==> flow/design.v <==
`timescale 1ns / 1ps
module AProject2(led,lednext,switch,switchnext,btn, clk, rst, a, b, c, d, e, f, g, an
    );
input [3:0] btn; 
input [4:0] switch;
input [2:0] switchnext;
input clk; 
input rst;                                   
output a, b, c, d, e, f, g;  
output [3:0] an; 
output [4:0] led;
output [2:0] lednext;
reg a, b, c, d, e, f, g;  
reg [3:0] an;
reg slow_clock;
integer i;
integer count;
integer led_count;
integer guess;
integer guess_count;
integer guess_count2;
integer guess_count3;
reg countPL1;
reg countPL2;
reg countPL2values;
reg tempcount;
reg equaltemp;
reg freeze;
reg switchnextcount;
reg [4:0] led;
reg [2:0] lednext;
reg [4:0] dig;
reg [5:0] button0;
reg [5:0] button1;
reg [5:0] button2;
reg [5:0] button3;
reg [5:0] player1_0;
reg [5:0] player1_1;
reg [5:0] player1_2;
reg [5:0] player1_3;
reg [5:0] player2_0;
reg [5:0] player2_1;
reg [5:0] player2_2;
reg [5:0] player2_3;
reg [19:0] player1_full;
reg [19:0] player2_full;
wire slow_tick = (count > 900) && (slow_clock == 1'b0);
always @(posedge clk) 
begin
	if (rst)
	begin
		count<=0;
		slow_clock<=0;
	end
	else if (count > 900)
	begin
		count<=1;
		slow_clock<=~slow_clock;
	end
	else
		count<=count+1;
end
always @(posedge clk) 
if (rst)
begin
	a=0; b=0; c=0; d=0; e=0; f=0; g=0;
	an=0; led=0; lednext=0; dig=0;
	led_count=0;
	guess=0; guess_count=0; guess_count2=0; guess_count3=0;
	countPL1=0; countPL2=0; countPL2values=0;
	tempcount=0; equaltemp=0; freeze=0; switchnextcount=0;
	button0=0; button1=0; button2=0; button3=0;
	player1_0=0; player1_1=0; player1_2=0; player1_3=0;
	player2_0=0; player2_1=0; player2_2=0; player2_3=0;
	player1_full=0; player2_full=0;
end
else if (slow_tick)
begin
	if(freeze==0)
	begin
		led=switch;
		lednext=switchnext;
	end
	if (switch[4] == 0)                                 
	begin
		an=4'b 1111;
		button0=5'b00000;							
		button1=5'b10001;							
		button2=5'b00001;							
		button3=5'b00100;	
		countPL1=0;
		countPL2=0;
		countPL2values=0;
		tempcount=0;
		equaltemp=0;
		freeze=0;
		guess=0;
		guess_count=0;
		guess_count2=0;
		guess_count3=0;			
		player1_0=0;
		player1_1=0;
		player1_2=0;
		player1_3=0;
		player2_0=0;
		player2_1=0;
		player2_2=0;
		player2_3=0;
		player1_full=0;
		player2_full=0;			
	end
   else
		if(freeze==1)
		begin
			if (led_count > 5000) 
			begin 
				led_count=0;
				led=~led; 
				lednext=~lednext;
			end 
			led_count = led_count+1; 
		end
		if(switchnext[2]==1)								 
		begin
			if(switchnextcount==0)
			begin
				button0=player2_0;
				button1=player2_1;
				button2=player2_2;
				button3=player2_3;
				switchnextcount=1;
			end	
		end
		else
		begin
		switchnextcount=0;
		end
	 	if(switchnext[1]==0)									 
		begin
			if(countPL1==0)
			begin
				button0=5'b00000;
				button1=5'b10001;
				button2=5'b00001;
				button3=5'b00100;	
				countPL1=1;
				countPL2=0;
			end
		end
      begin 
			case (an)
				4'b 1110: an=4'b 1101;	
				4'b 1101: an=4'b 1011;  
				4'b 1011: an=4'b 0111;
				4'b 0111: an=4'b 1110;
				4'b 1111:an=4'b 0111;				
				default: an=1111; 
			endcase
			case (an)
				4'b 0111:  
				begin
					if(btn == 4'b0001)
					begin
						if(freeze==0)
						begin
							button0=switch;
							dig=button0;  
						end			
					end
					else
					begin
						dig=button0;
					end
				end
				4'b 1011: 
				begin
					if(btn == 4'b0010)
					begin
						if(freeze==0)
						begin								
							button1=switch;
							dig=button1;
						end
					end
					else
					begin
						dig=button1;
					end
				end	 
				4'b 1101: 
				begin
					if(btn == 4'b0100)
					begin
						if(freeze==0)
						begin								
							button2=switch;
							dig=button2;
						end
					end
					else
					begin
						dig=button2;
					end
				end
				4'b1110:  
				begin
					if(btn == 4'b1000)
					begin
						if(freeze==0)
						begin
							button3=switch;
							dig=button3;
						end
					end
					else
					begin
						dig=button3;
					end	
				end
			endcase
			if(switchnext[1]==1)														 
			begin
				if(countPL2==0)
				begin
					player1_0=button0;						     					 
					player1_1=button1;
					player1_2=button2;
					player1_3=button3;
					player1_full[4:0]=player1_0;
					player1_full[9:5]=player1_1;
					player1_full[14:10]=player1_2;
					player1_full[19:15]=player1_3;
					button0=5'b00000;
					button1=5'b10010;
					button2=5'b00001;
					button3=5'b00100;	
					countPL1=0;
					countPL2=1;
				end
				if(switchnext[0]==1)													 
				begin
					if(countPL2values==0)
					begin					
						player2_0=button0;						     					 
						player2_1=button1;
						player2_2=button2;
						player2_3=button3;
						player2_full[4:0]=player2_0;
						player2_full[9:5]=player2_1;
						player2_full[14:10]=player2_2;
						player2_full[19:15]=player2_3;								
						countPL2values=1;
					end
				end
				if(switchnext[0]==0)													 
				begin
					if(countPL2values==1)
					begin
						if(player2_full < player1_full)     					 
						begin
							button0=5'b 00000;
							button1=5'b 00011;
							button2=5'b 00001;
							button3=5'b 10010;
							guess=guess+1;
							countPL2values=0;
						end
						if(player2_full > player1_full)      					 
						begin
							button0=5'b 00000;
							button1=5'b 00101;
							button2=5'b 00010;
							button3=5'b 10010;
							guess=guess+1;
							countPL2values=0;
						end
						if(player2_full == player1_full)
						begin
							if(equaltemp==0)
							begin
								guess=guess+1;
								equaltemp=1;
							end
							if(guess>=1000 && guess<10000)
							begin
								guess=guess-1000;
								guess_count3=guess_count3+1;
							end												
							if(guess>=100 && guess<1000)
							begin
								guess=guess-100;
								guess_count2=guess_count2+1;
							end
							if(guess>=10 && guess<100)
							begin
								guess=guess-10;
								guess_count=guess_count+1;													
							end
							if(guess<10)
							begin
								if(tempcount==0)
								begin
									guess=guess+16;
									guess_count=guess_count+16;
									guess_count2=guess_count2+16;
									guess_count3=guess_count3+16;														
									tempcount=1;
								end
								button0=guess;
								button1=guess_count;
								button2=guess_count2;
								button3=guess_count3;
								led=0;
								lednext=0;
								countPL2values=0;
								freeze=1;
							end
						end											
					end
				end
			end
		end
		case (dig) 
		  5'b11111:  begin   
							a=0; b=1; c=1; d=1; e=0; f=0; g=0;  
						 end
		  5'b11110:  begin    
							a=0; b=1; c=1; d=0; e=0; f=0; g=0;  
						 end
		  5'b11101:  begin   
							a=1; b=0; c=0; d=0; e=0; f=1; g=0;  
						 end
		  5'b11100:  begin    
							a=0; b=1; c=1; d=0; e=0; f=0; g=1;  
						 end
		  5'b11011:  begin    
							a=1; b=1; c=0; d=0; e=0; f=0; g=0;  
						 end
		  5'b11010:  begin    
							a=0; b=0; c=0; d=1; e=0; f=0; g=0;  
						 end
		  5'b11001:  begin    
							a=0; b=0; c=0; d=1; e=1; f=0; g=0;  
						 end
		  5'b11000:  begin    
							a=0; b=0; c=0; d=0; e=0; f=0; g=0;  
						 end
		  5'b10111:  begin   
							a=0; b=0; c=0; d=1; e=1; f=1; g=1;  
						 end
		  5'b10110:  begin    
							a=0; b=1; c=0; d=0; e=0; f=0; g=0;  
						 end	
		  5'b10101:  begin    
							a=0; b=1; c=0; d=0; e=1; f=0; g=0;  
						 end
		  5'b10100:  begin    
							a=1; b=0; c=0; d=1; e=1; f=0; g=0;  
						 end
		  5'b10011:  begin    
							a=0; b=0; c=0; d=0; e=1; f=1; g=0;  
						 end 
		  5'b10010:  begin     
							a=0; b=0; c=1; d=0; e=0; f=1; g=0;    
						 end 
		  5'b10001:  begin     
							a=1; b=0; c=0; d=1; e=1; f=1; g=1;  
						 end 
		  5'b10000:  begin    
							a=0; b=0; c=0; d=0; e=0; f=0; g=1;  
						 end 
		  5'b00001:  begin    
							a=1; b=1; c=1; d=0; e=0; f=0; g=1;     
						 end
		  5'b00010:  begin    
							a=1; b=0; c=0; d=1; e=0; f=0; g=0;     
						 end	
		  5'b00011:  begin    
							a=1; b=1; c=0; d=0; e=0; f=1; g=0;     
						 end			 
		  5'b00100:  begin    
							a=0; b=0; c=1; d=1; e=0; f=0; g=0;     
						 end
		  5'b00101:  begin    
							a=1; b=1; c=1; d=1; e=0; f=1; g=1;     
						 end
		  5'b00110:  begin    
							a=1; b=0; c=0; d=0; e=0; f=0; g=1;     
						 end
		  5'b00111:  begin    
							a=0; b=1; c=0; d=0; e=1; f=0; g=1;     
						 end
		  5'b01000:  begin    
							a=1; b=0; c=0; d=0; e=1; f=0; g=0;     
						 end					 
		  5'b00000:  begin    
							a=1; b=1; c=1; d=1; e=1; f=1; g=1;      
						 end 	
		  default:  begin    
							a=1; b=1; c=1; d=1; e=1; f=1; g=1;  
						end 
		endcase 
	end
endmodule
======== Reports on AProject2 ========
The steps from the RTL of AProject2 to its reports follow in flow order.
Line numbers count from 1 in the design file above.
The mark - stands for no value.
set-up
  top ..................................... AProject2
  clock ................................... clk
  cell library ............................ sky130hd
  timing corner ........................... tt_025C_1v80

======== After elaboration ========
Counts by Yosys on the flattened word-level netlist (proc, flatten, opt, wreduce; memories kept). Print and check cells are left out. Cells with the same type and inputs are merged into one.
Memory sizes are those after Yosys's memory passes, which may raise the word count (mostly to a power of two), join words into wider ones and drop unused or constant bits.
bit counts
  output and inout bits ................... 19
  latch bits .............................. 0
  bits of input ports ..................... 14
  memory cells ............................ 1
  bits in writable memories ............... 0
  cells after elaboration ................. 390
  word width x clocked read ports ......... 7
  flip-flop bits (word level) ............. 305
  memory bits (read-only) ................. 224
memory list
  name              words  width  read ports  write ports  RTL line  source
  (name not given)  32     7      1           0            323       case (dig)
operators by class
  div/mod/pow operators ................... 0
  equality and inequality tests ........... 12
  $mul .................................... 0
  magnitude comparators ................... 11
  bitwise operators ....................... 3
  $add $sub $neg .......................... 15
  multiplexer cells ....................... 313
  reduce/logical cells .................... 6
  shifts and indexed selects .............. 0
operators by type and width
  cell                                                              count
  2-to-1 mux 32 bit                                                 102
  2-to-1 mux 6 bit                                                  96
  adder 32 x 2 -> 32 bit (second input constant)                    8
  2-to-1 mux 5 bit                                                  38
  2-to-1 mux 20 bit                                                 8
  adder 32 x 6 -> 32 bit (second input constant)                    4
  2-to-1 mux 1 bit                                                  51
  2-to-1 mux 3 bit                                                  11
  subtractor 32 x 11 -> 32 bit (second input constant)              1
  >= comparator 32 x 11 -> 1 bit (second input constant)            1
  greater-than comparator 32 x 11 -> 1 bit (second input constant)  1
  < comparator 32 x 11 -> 1 bit (second input constant)             1
  greater-than comparator 32 x 14 -> 1 bit (second input constant)  1
  < comparator 32 x 15 -> 1 bit (second input constant)             1
  subtractor 32 x 5 -> 32 bit (second input constant)               1
  >= comparator 32 x 5 -> 1 bit (second input constant)             1
  < comparator 32 x 5 -> 1 bit (second input constant)              1
  subtractor 32 x 8 -> 32 bit (second input constant)               1
  >= comparator 32 x 8 -> 1 bit (second input constant)             1
  < comparator 32 x 8 -> 1 bit (second input constant)              1
  == test 4 bit (second input constant)                             6
  greater-than comparator 20 bit                                    1
  < comparator 20 bit                                               1
  == test 20 bit                                                    1
  case mux 5 bit (select 4 bit)                                     1
  2-to-1 mux 4 bit                                                  5
  == test 4 x 3 -> 1 bit (second input constant)                    3
  case mux 4 bit (select 3 bit)                                     1
Other operator kinds: 8; their cells: 11.

======== Longest topological paths ========
Yosys ltp: most cells in a row. Word level: on the elaborated netlist, between registers, memories and ports. Mapped: between sequential cells and ports; inverters and the memories' decode and read muxes count.
depth
  depth after elaboration ................. 74
  ABC_AREA ................................ 0
  gate-level depth with buffers ........... 72
  gate-level depth less buffers ........... 55

======== Mapped cells and area ========
The flow's flattened synthesis, as Yosys stat reports it; memories are mapped. The netlist is that of the ABC_AREA named above (0 if unset); the other value can give another one.
cell types
  cell                       count  total area (sq um)
  sky130_fd_sc_hd__dfxtp_1   223    4.46E+03
  sky130_fd_sc_hd__nor2_1    347    1.3E+03
  sky130_fd_sc_hd__nand2_1   333    1.25E+03
  sky130_fd_sc_hd__xnor2_1   141    1.23E+03
  sky130_fd_sc_hd__a21oi_1   154    770.739
  sky130_fd_sc_hd__nand3_1   119    595.571
  sky130_fd_sc_hd__xor2_1    65     569.296
  sky130_fd_sc_hd__o21ai_0   110    550.528
  sky130_fd_sc_hd__ha_1      40     500.48
  sky130_fd_sc_hd__mux2i_1   49     490.47
  sky130_fd_sc_hd__clkbuf_1  124    465.446
  sky130_fd_sc_hd__nand4_1   61     381.616
  sky130_fd_sc_hd__a22oi_1   49     367.853
  sky130_fd_sc_hd__nor4_1    53     331.568
  sky130_fd_sc_hd__nor3_1    61     305.293
  sky130_fd_sc_hd__and3_1    42     262.752
  sky130_fd_sc_hd__and2_1    32     200.192
  sky130_fd_sc_hd__a211oi_1  25     187.68
Not listed: further types 81, cells in them 548.
synthesis totals
  mapped flip-flops ....................... 223
  chip area (Yosys) ....................... 18,440.2 sq um
  cells in the netlist .................... 2,576
  sequential part of the area ............. 4,464.3 sq um
  buffer cells ............................ 149

======== Path before layout ========
OpenSTA on the mapped netlist: ideal clock, no wires. The path of least setup slack (recovery checks aside). Input and output delay are each 20% of the period. Register names are those of the netlist, which keeps one name where synthesis merged equal registers.
path post-synthesis
  kind .................................... input to register
  from .................................... input switch[4]
  to ...................................... register guess_count[4]
  arrival ................................. 19.503 ns
  external input delay .................... 5.000 ns
  path delay .............................. 14.623 ns
  period .................................. 25.0 ns
  library setup time ...................... 0.120 ns
  data required time ...................... 24.880 ns
  slack ................................... 5.377 ns
  path buffers ............................ 13
  launch time at the first pin ............ 5.000 ns
  driving pins on the path ................ 64
  synthesis period reached ................ 19.623 ns
"path delay" = arrival - input delay + setup time.
"driving pins on the path" counts driving pins, that of a launching flip-flop among them; a cell with two outputs on the path counts twice.
"synthesis period reached" is the clock period less the worst setup slack; recovery checks do not enter. This is arithmetic on one report: input and output delays are still those of the set period (20% each).
The rows between start and end are the longest chain of elaborated cells between them; the timing report does not say that the signal goes this way. Where chains are equally long, one stands for them.
A line is the first line of the expression or statement that the cell stems from. Yosys adds cells for indexed reads and writes and turns some case tables into memories.
At most two assigning lines are given for a register; there are more.
on the way, post-synthesis
  cells stage by stage .................... sky130_fd_sc_hd__clkbuf_1 -> sky130_fd_sc_hd__clkbuf_1 -> sky130_fd_sc_hd__clkbuf_1 -> sky130_fd_sc_hd__clkbuf_1 -> sky130_fd_sc_hd__buf_1 -> sky130_fd_sc_hd__clkbuf_1 -> sky130_fd_sc_hd__clkbuf_1 -> sky130_fd_sc_hd__and2_1 -> sky130_fd_sc_hd__nand2_1 -> sky130_fd_sc_hd__nor3b_1 -> sky130_fd_sc_hd__nor3b_1 -> sky130_fd_sc_hd__mux2i_1 -> sky130_fd_sc_hd__nand2_1 -> sky130_fd_sc_hd__a32o_1 -> sky130_fd_sc_hd__ha_1 -> sky130_fd_sc_hd__nand4_1 -> sky130_fd_sc_hd__or4_1 -> sky130_fd_sc_hd__buf_4 -> (+28 left out) -> sky130_fd_sc_hd__nor4b_1 -> sky130_fd_sc_hd__nor4_4 -> sky130_fd_sc_hd__nor2_1 -> sky130_fd_sc_hd__ha_1 -> sky130_fd_sc_hd__inv_1 -> sky130_fd_sc_hd__nor3_1 -> sky130_fd_sc_hd__nand4_1 -> sky130_fd_sc_hd__o41ai_1 -> sky130_fd_sc_hd__nor4_1 -> sky130_fd_sc_hd__nand4b_1 -> sky130_fd_sc_hd__nor3_4 -> sky130_fd_sc_hd__or2_1 -> sky130_fd_sc_hd__buf_2 -> sky130_fd_sc_hd__and2_1 -> sky130_fd_sc_hd__buf_4 -> sky130_fd_sc_hd__xnor2_1 -> sky130_fd_sc_hd__and3_1 -> sky130_fd_sc_hd__o31a_1
  cells in the longest elaborated chain ... 74
  elaborated cells on any way between the ends .. 199
  source lines of those cells ............. 40
  those cells by class .................... add/sub (8); compare (9); eq/ne (8); mux (171); reduce/logical (3)
ends and longest elaborated chain, post-synthesis
  item                    RTL line  source
  start: declaration      5         input [4:0] switch;
  2-to-1 mux 6 bit        84        if (switch[4] == 0)
  2-to-1 mux 6 bit        125       if(switchnextcount==0)
  2-to-1 mux 6 bit        123       if(switchnext[2]==1)
  2-to-1 mux 6 bit        77        else if (slow_tick)
  2-to-1 mux 6 bit        64        if (rst)
  2-to-1 mux 6 bit        140       if(countPL1==0)
  2-to-1 mux 6 bit        138       if(switchnext[1]==0)
  (+60 left out)          -
  adder 32 x 6 -> 32 bit  304       guess_count=guess_count+16;
  2-to-1 mux 32 bit       301       if(tempcount==0)
  2-to-1 mux 32 bit       299       if(guess<10)
  2-to-1 mux 32 bit       277       if(player2_full == player1_full)
  2-to-1 mux 32 bit       257       if(countPL2values==1)
  2-to-1 mux 32 bit       255       if(switchnext[0]==0)
  2-to-1 mux 32 bit       221       if(switchnext[1]==1)
  end: assignment         297       guess_count=guess_count+1;
  end: assignment         304
  end: declaration        20        integer guess_count;

======== Timing after layout ========
From the final timing report of job 2: the path of least setup slack in the routed layout; clock arrival at registers is part of the times.
path post-layout
  kind .................................... input to register
  from .................................... input btn[2]
  to ...................................... register button0[3]
  data required time ...................... 17.79 ns
  driving pins on the path ................ 49
  period .................................. 17.3 ns
  path buffers ............................ 4
  library setup time ...................... 0.07 ns
  arrival ................................. 17.15 ns
  external input delay .................... 3.46 ns
  launch time at the first pin ............ 3.46 ns
  slack ................................... 0.63 ns
The rows between start and end are the longest chain of elaborated cells between them; the timing report does not say that the signal goes this way. Where chains are equally long, one stands for them.
At most two assigning lines are given for a register; there are more.
on the way, post-layout
  cells stage by stage .................... sky130_fd_sc_hd__clkdlybuf4s50_1 -> sky130_fd_sc_hd__nor2_1 -> sky130_fd_sc_hd__nand2_1 -> sky130_fd_sc_hd__nor2_1 -> sky130_fd_sc_hd__and3_1 -> sky130_fd_sc_hd__nor3_1 -> sky130_fd_sc_hd__a21oi_1 -> sky130_fd_sc_hd__o21ai_0 -> sky130_fd_sc_hd__ha_1 -> sky130_fd_sc_hd__nand4_1 -> sky130_fd_sc_hd__or3_1 -> sky130_fd_sc_hd__o22ai_1 -> sky130_fd_sc_hd__nor3_2 -> sky130_fd_sc_hd__o21ai_0 -> sky130_fd_sc_hd__ha_1 -> sky130_fd_sc_hd__o2111ai_1 -> sky130_fd_sc_hd__mux2i_1 -> sky130_fd_sc_hd__mux2i_1 -> (+13 left out) -> sky130_fd_sc_hd__or4b_1 -> sky130_fd_sc_hd__or3_4 -> sky130_fd_sc_hd__nor4_4 -> sky130_fd_sc_hd__nor2_1 -> sky130_fd_sc_hd__ha_1 -> sky130_fd_sc_hd__inv_1 -> sky130_fd_sc_hd__nor3_1 -> sky130_fd_sc_hd__nand4_1 -> sky130_fd_sc_hd__o41ai_1 -> sky130_fd_sc_hd__nor4_1 -> sky130_fd_sc_hd__nand4b_1 -> sky130_fd_sc_hd__nor3_4 -> sky130_fd_sc_hd__or2_1 -> sky130_fd_sc_hd__buf_4 -> sky130_fd_sc_hd__nand3_1 -> sky130_fd_sc_hd__o221ai_1 -> sky130_fd_sc_hd__o21ai_1 -> sky130_fd_sc_hd__nor2_1
  cells in the longest elaborated chain ... 65
  elaborated cells on any way between the ends .. 107
  source lines of those cells ............. 28
  those cells by class .................... add/sub (6); compare (9); eq/ne (5); mux (84); reduce/logical (3)
ends and longest elaborated chain, post-layout
  item                    RTL line  source
  start: declaration      4         input [3:0] btn;
  == test 4 x 1 -> 1 bit  162       if(btn == 4'b0001)
  2-to-1 mux 6 bit        162
  2-to-1 mux 6 bit        159       case (an)
  2-to-1 mux 6 bit        223       if(countPL2==0)
  2-to-1 mux 5 bit        242       if(countPL2values==0)
  2-to-1 mux 20 bit       240       if(switchnext[0]==1)
  2-to-1 mux 20 bit       221       if(switchnext[1]==1)
  (+51 left out)          -
  adder 32 x 6 -> 32 bit  303       guess=guess+16;
  2-to-1 mux 32 bit       301       if(tempcount==0)
  2-to-1 mux 6 bit        299       if(guess<10)
  2-to-1 mux 6 bit        277       if(player2_full == player1_full)
  2-to-1 mux 6 bit        257       if(countPL2values==1)
  2-to-1 mux 6 bit        255       if(switchnext[0]==0)
  2-to-1 mux 6 bit        221
  end: assignment         166       button0=switch;
  end: assignment         309       button0=guess;
  end: declaration        33        reg [5:0] button0;

Appendix: measured runs

Below are 6 stored runs of the flow (Yosys, OpenROAD; platform sky130hd) on AProject2, each with its settings and what was measured, unordered. Constraints: input delay and output delay 20% of the set period each, output load 0.01 pF.
"period reached" is the run's clock period less its worst setup slack. It is reckoned from that one timing run; input and output delays stay at 20% of the period that was set.
"allowed time less slack (worst setup path)": the worst setup path's part of the clock period (all of it between registers, 20% less for each end at a port) less its slack. A launch clock that arrives late makes it longer, a capture clock that arrives late makes it shorter.
"total power after layout" is the tool's figure for a default switching activity; nothing was simulated.

---- job 1 ----
settings
  CAP_MARGIN = 40
  CELL_PAD_IN_SITES_GLOBAL_PLACEMENT = 2
  CORE_MARGIN = 3
  CORE_UTILIZATION = 72
  GPL_ROUTABILITY_DRIVEN = 1
  TNS_END_PERCENT = 15
  period_ns = 30.9
  SLEW_MARGIN = 20
results
  no final report: placement broke off with GPL-0301

---- job 2 ----
settings
  CAP_MARGIN = 35
  CORE_UTILIZATION = 51
  PLACE_DENSITY_LB_ADDON = 0.04
  period_ns = 17.3
  CORE_MARGIN = 2
  SLEW_MARGIN = 20
results
  overall die area ........................ 37,694.2 sq um
  allowed time less slack (worst setup path) .. 13.21 ns
  class of the worst setup path ........... input to register
  chip area after synthesis (Yosys) ....... 18,440.2 sq um
  final worst hold slack .................. 0.458 ns
  utilization after layout ................ 57.6%
  worst setup slack after layout .......... 0.633 ns
  standard-cell area after layout ......... 20,479.6 sq um
  total power after layout ................ 1,157 µW
  period reached .......................... 16.667 ns
  total negative setup slack .............. 0.000 ns

---- job 3 ----
settings
  CORE_UTILIZATION = 40
  SETUP_SLACK_MARGIN = 0.6
  period_ns = 21.6
  CAP_MARGIN = 20
  CORE_MARGIN = 2
  SLEW_MARGIN = 20
results
  allowed time less slack (worst setup path) .. 15.49 ns
  class of the worst setup path ........... input to register
  period reached .......................... 19.809 ns
  overall die area ........................ 47,834.1 sq um
  final worst hold slack .................. 0.455 ns
  total power after layout ................ 962.2 µW
  utilization after layout ................ 44.4%
  worst setup slack after layout .......... 1.791 ns
  standard-cell area after layout ......... 20,200.6 sq um
  total negative setup slack .............. 0.000 ns
  chip area after synthesis (Yosys) ....... 18,440.2 sq um

---- job 4 ----
settings
  CAP_MARGIN = 40
  CORE_UTILIZATION = 24
  HOLD_SLACK_MARGIN = -0.09
  MAX_ROUTING_LAYER = met4
  PLACE_DENSITY = 0.6
  TNS_END_PERCENT = 100
  period_ns = 32.0
  CORE_MARGIN = 2
  SLEW_MARGIN = 20
results
  period reached .......................... 22.197 ns
  overall die area ........................ 79,067.8 sq um
  allowed time less slack (worst setup path) .. 15.80 ns
  class of the worst setup path ........... input to register
  total negative setup slack .............. 0.000 ns
  chip area after synthesis (Yosys) ....... 18,440.2 sq um
  worst setup slack after layout .......... 9.803 ns
  utilization after layout ................ 27.5%
  total power after layout ................ 661.8 µW
  standard-cell area after layout ......... 20,860.0 sq um
  final worst hold slack .................. 0.452 ns

---- job 5 ----
settings
  CAP_MARGIN = 15
  CORE_UTILIZATION = 51
  period_ns = 17.3
  CORE_MARGIN = 2
  SLEW_MARGIN = 20
results
  total power after layout ................ 1,261 µW
  total negative setup slack .............. 0.000 ns
  overall die area ........................ 37,694.2 sq um
  utilization after layout ................ 58.3%
  allowed time less slack (worst setup path) .. 13.02 ns
  class of the worst setup path ........... input to register
  standard-cell area after layout ......... 20,729.9 sq um
  final worst hold slack .................. 0.456 ns
  chip area after synthesis (Yosys) ....... 18,440.2 sq um
  worst setup slack after layout .......... 0.823 ns
  period reached .......................... 16.477 ns

---- job 6 ----
settings
  ABC_AREA = 1
  CAP_MARGIN = 35
  CELL_PAD_IN_SITES_DETAIL_PLACEMENT = 1
  CELL_PAD_IN_SITES_GLOBAL_PLACEMENT = 3
  CORE_ASPECT_RATIO = 0.59
  CORE_MARGIN = 9
  CORE_UTILIZATION = 27
  GPL_ROUTABILITY_DRIVEN = 0
  PLACE_DENSITY_LB_ADDON = 0.19
  TNS_END_PERCENT = 95
  period_ns = 17.3
  SLEW_MARGIN = 20
results
  final worst hold slack .................. 0.469 ns
  worst setup slack after layout .......... 1.088 ns
  total power after layout ................ 1,705 µW
  period reached .......................... 16.212 ns
  chip area after synthesis (Yosys) ....... 22,031.1 sq um
  utilization after layout ................ 30.6%
  total negative setup slack .............. 0.000 ns
  overall die area ........................ 92,564.5 sq um
  standard-cell area after layout ......... 24,467.2 sq um
  allowed time less slack (worst setup path) .. 12.75 ns
  class of the worst setup path ........... input to register
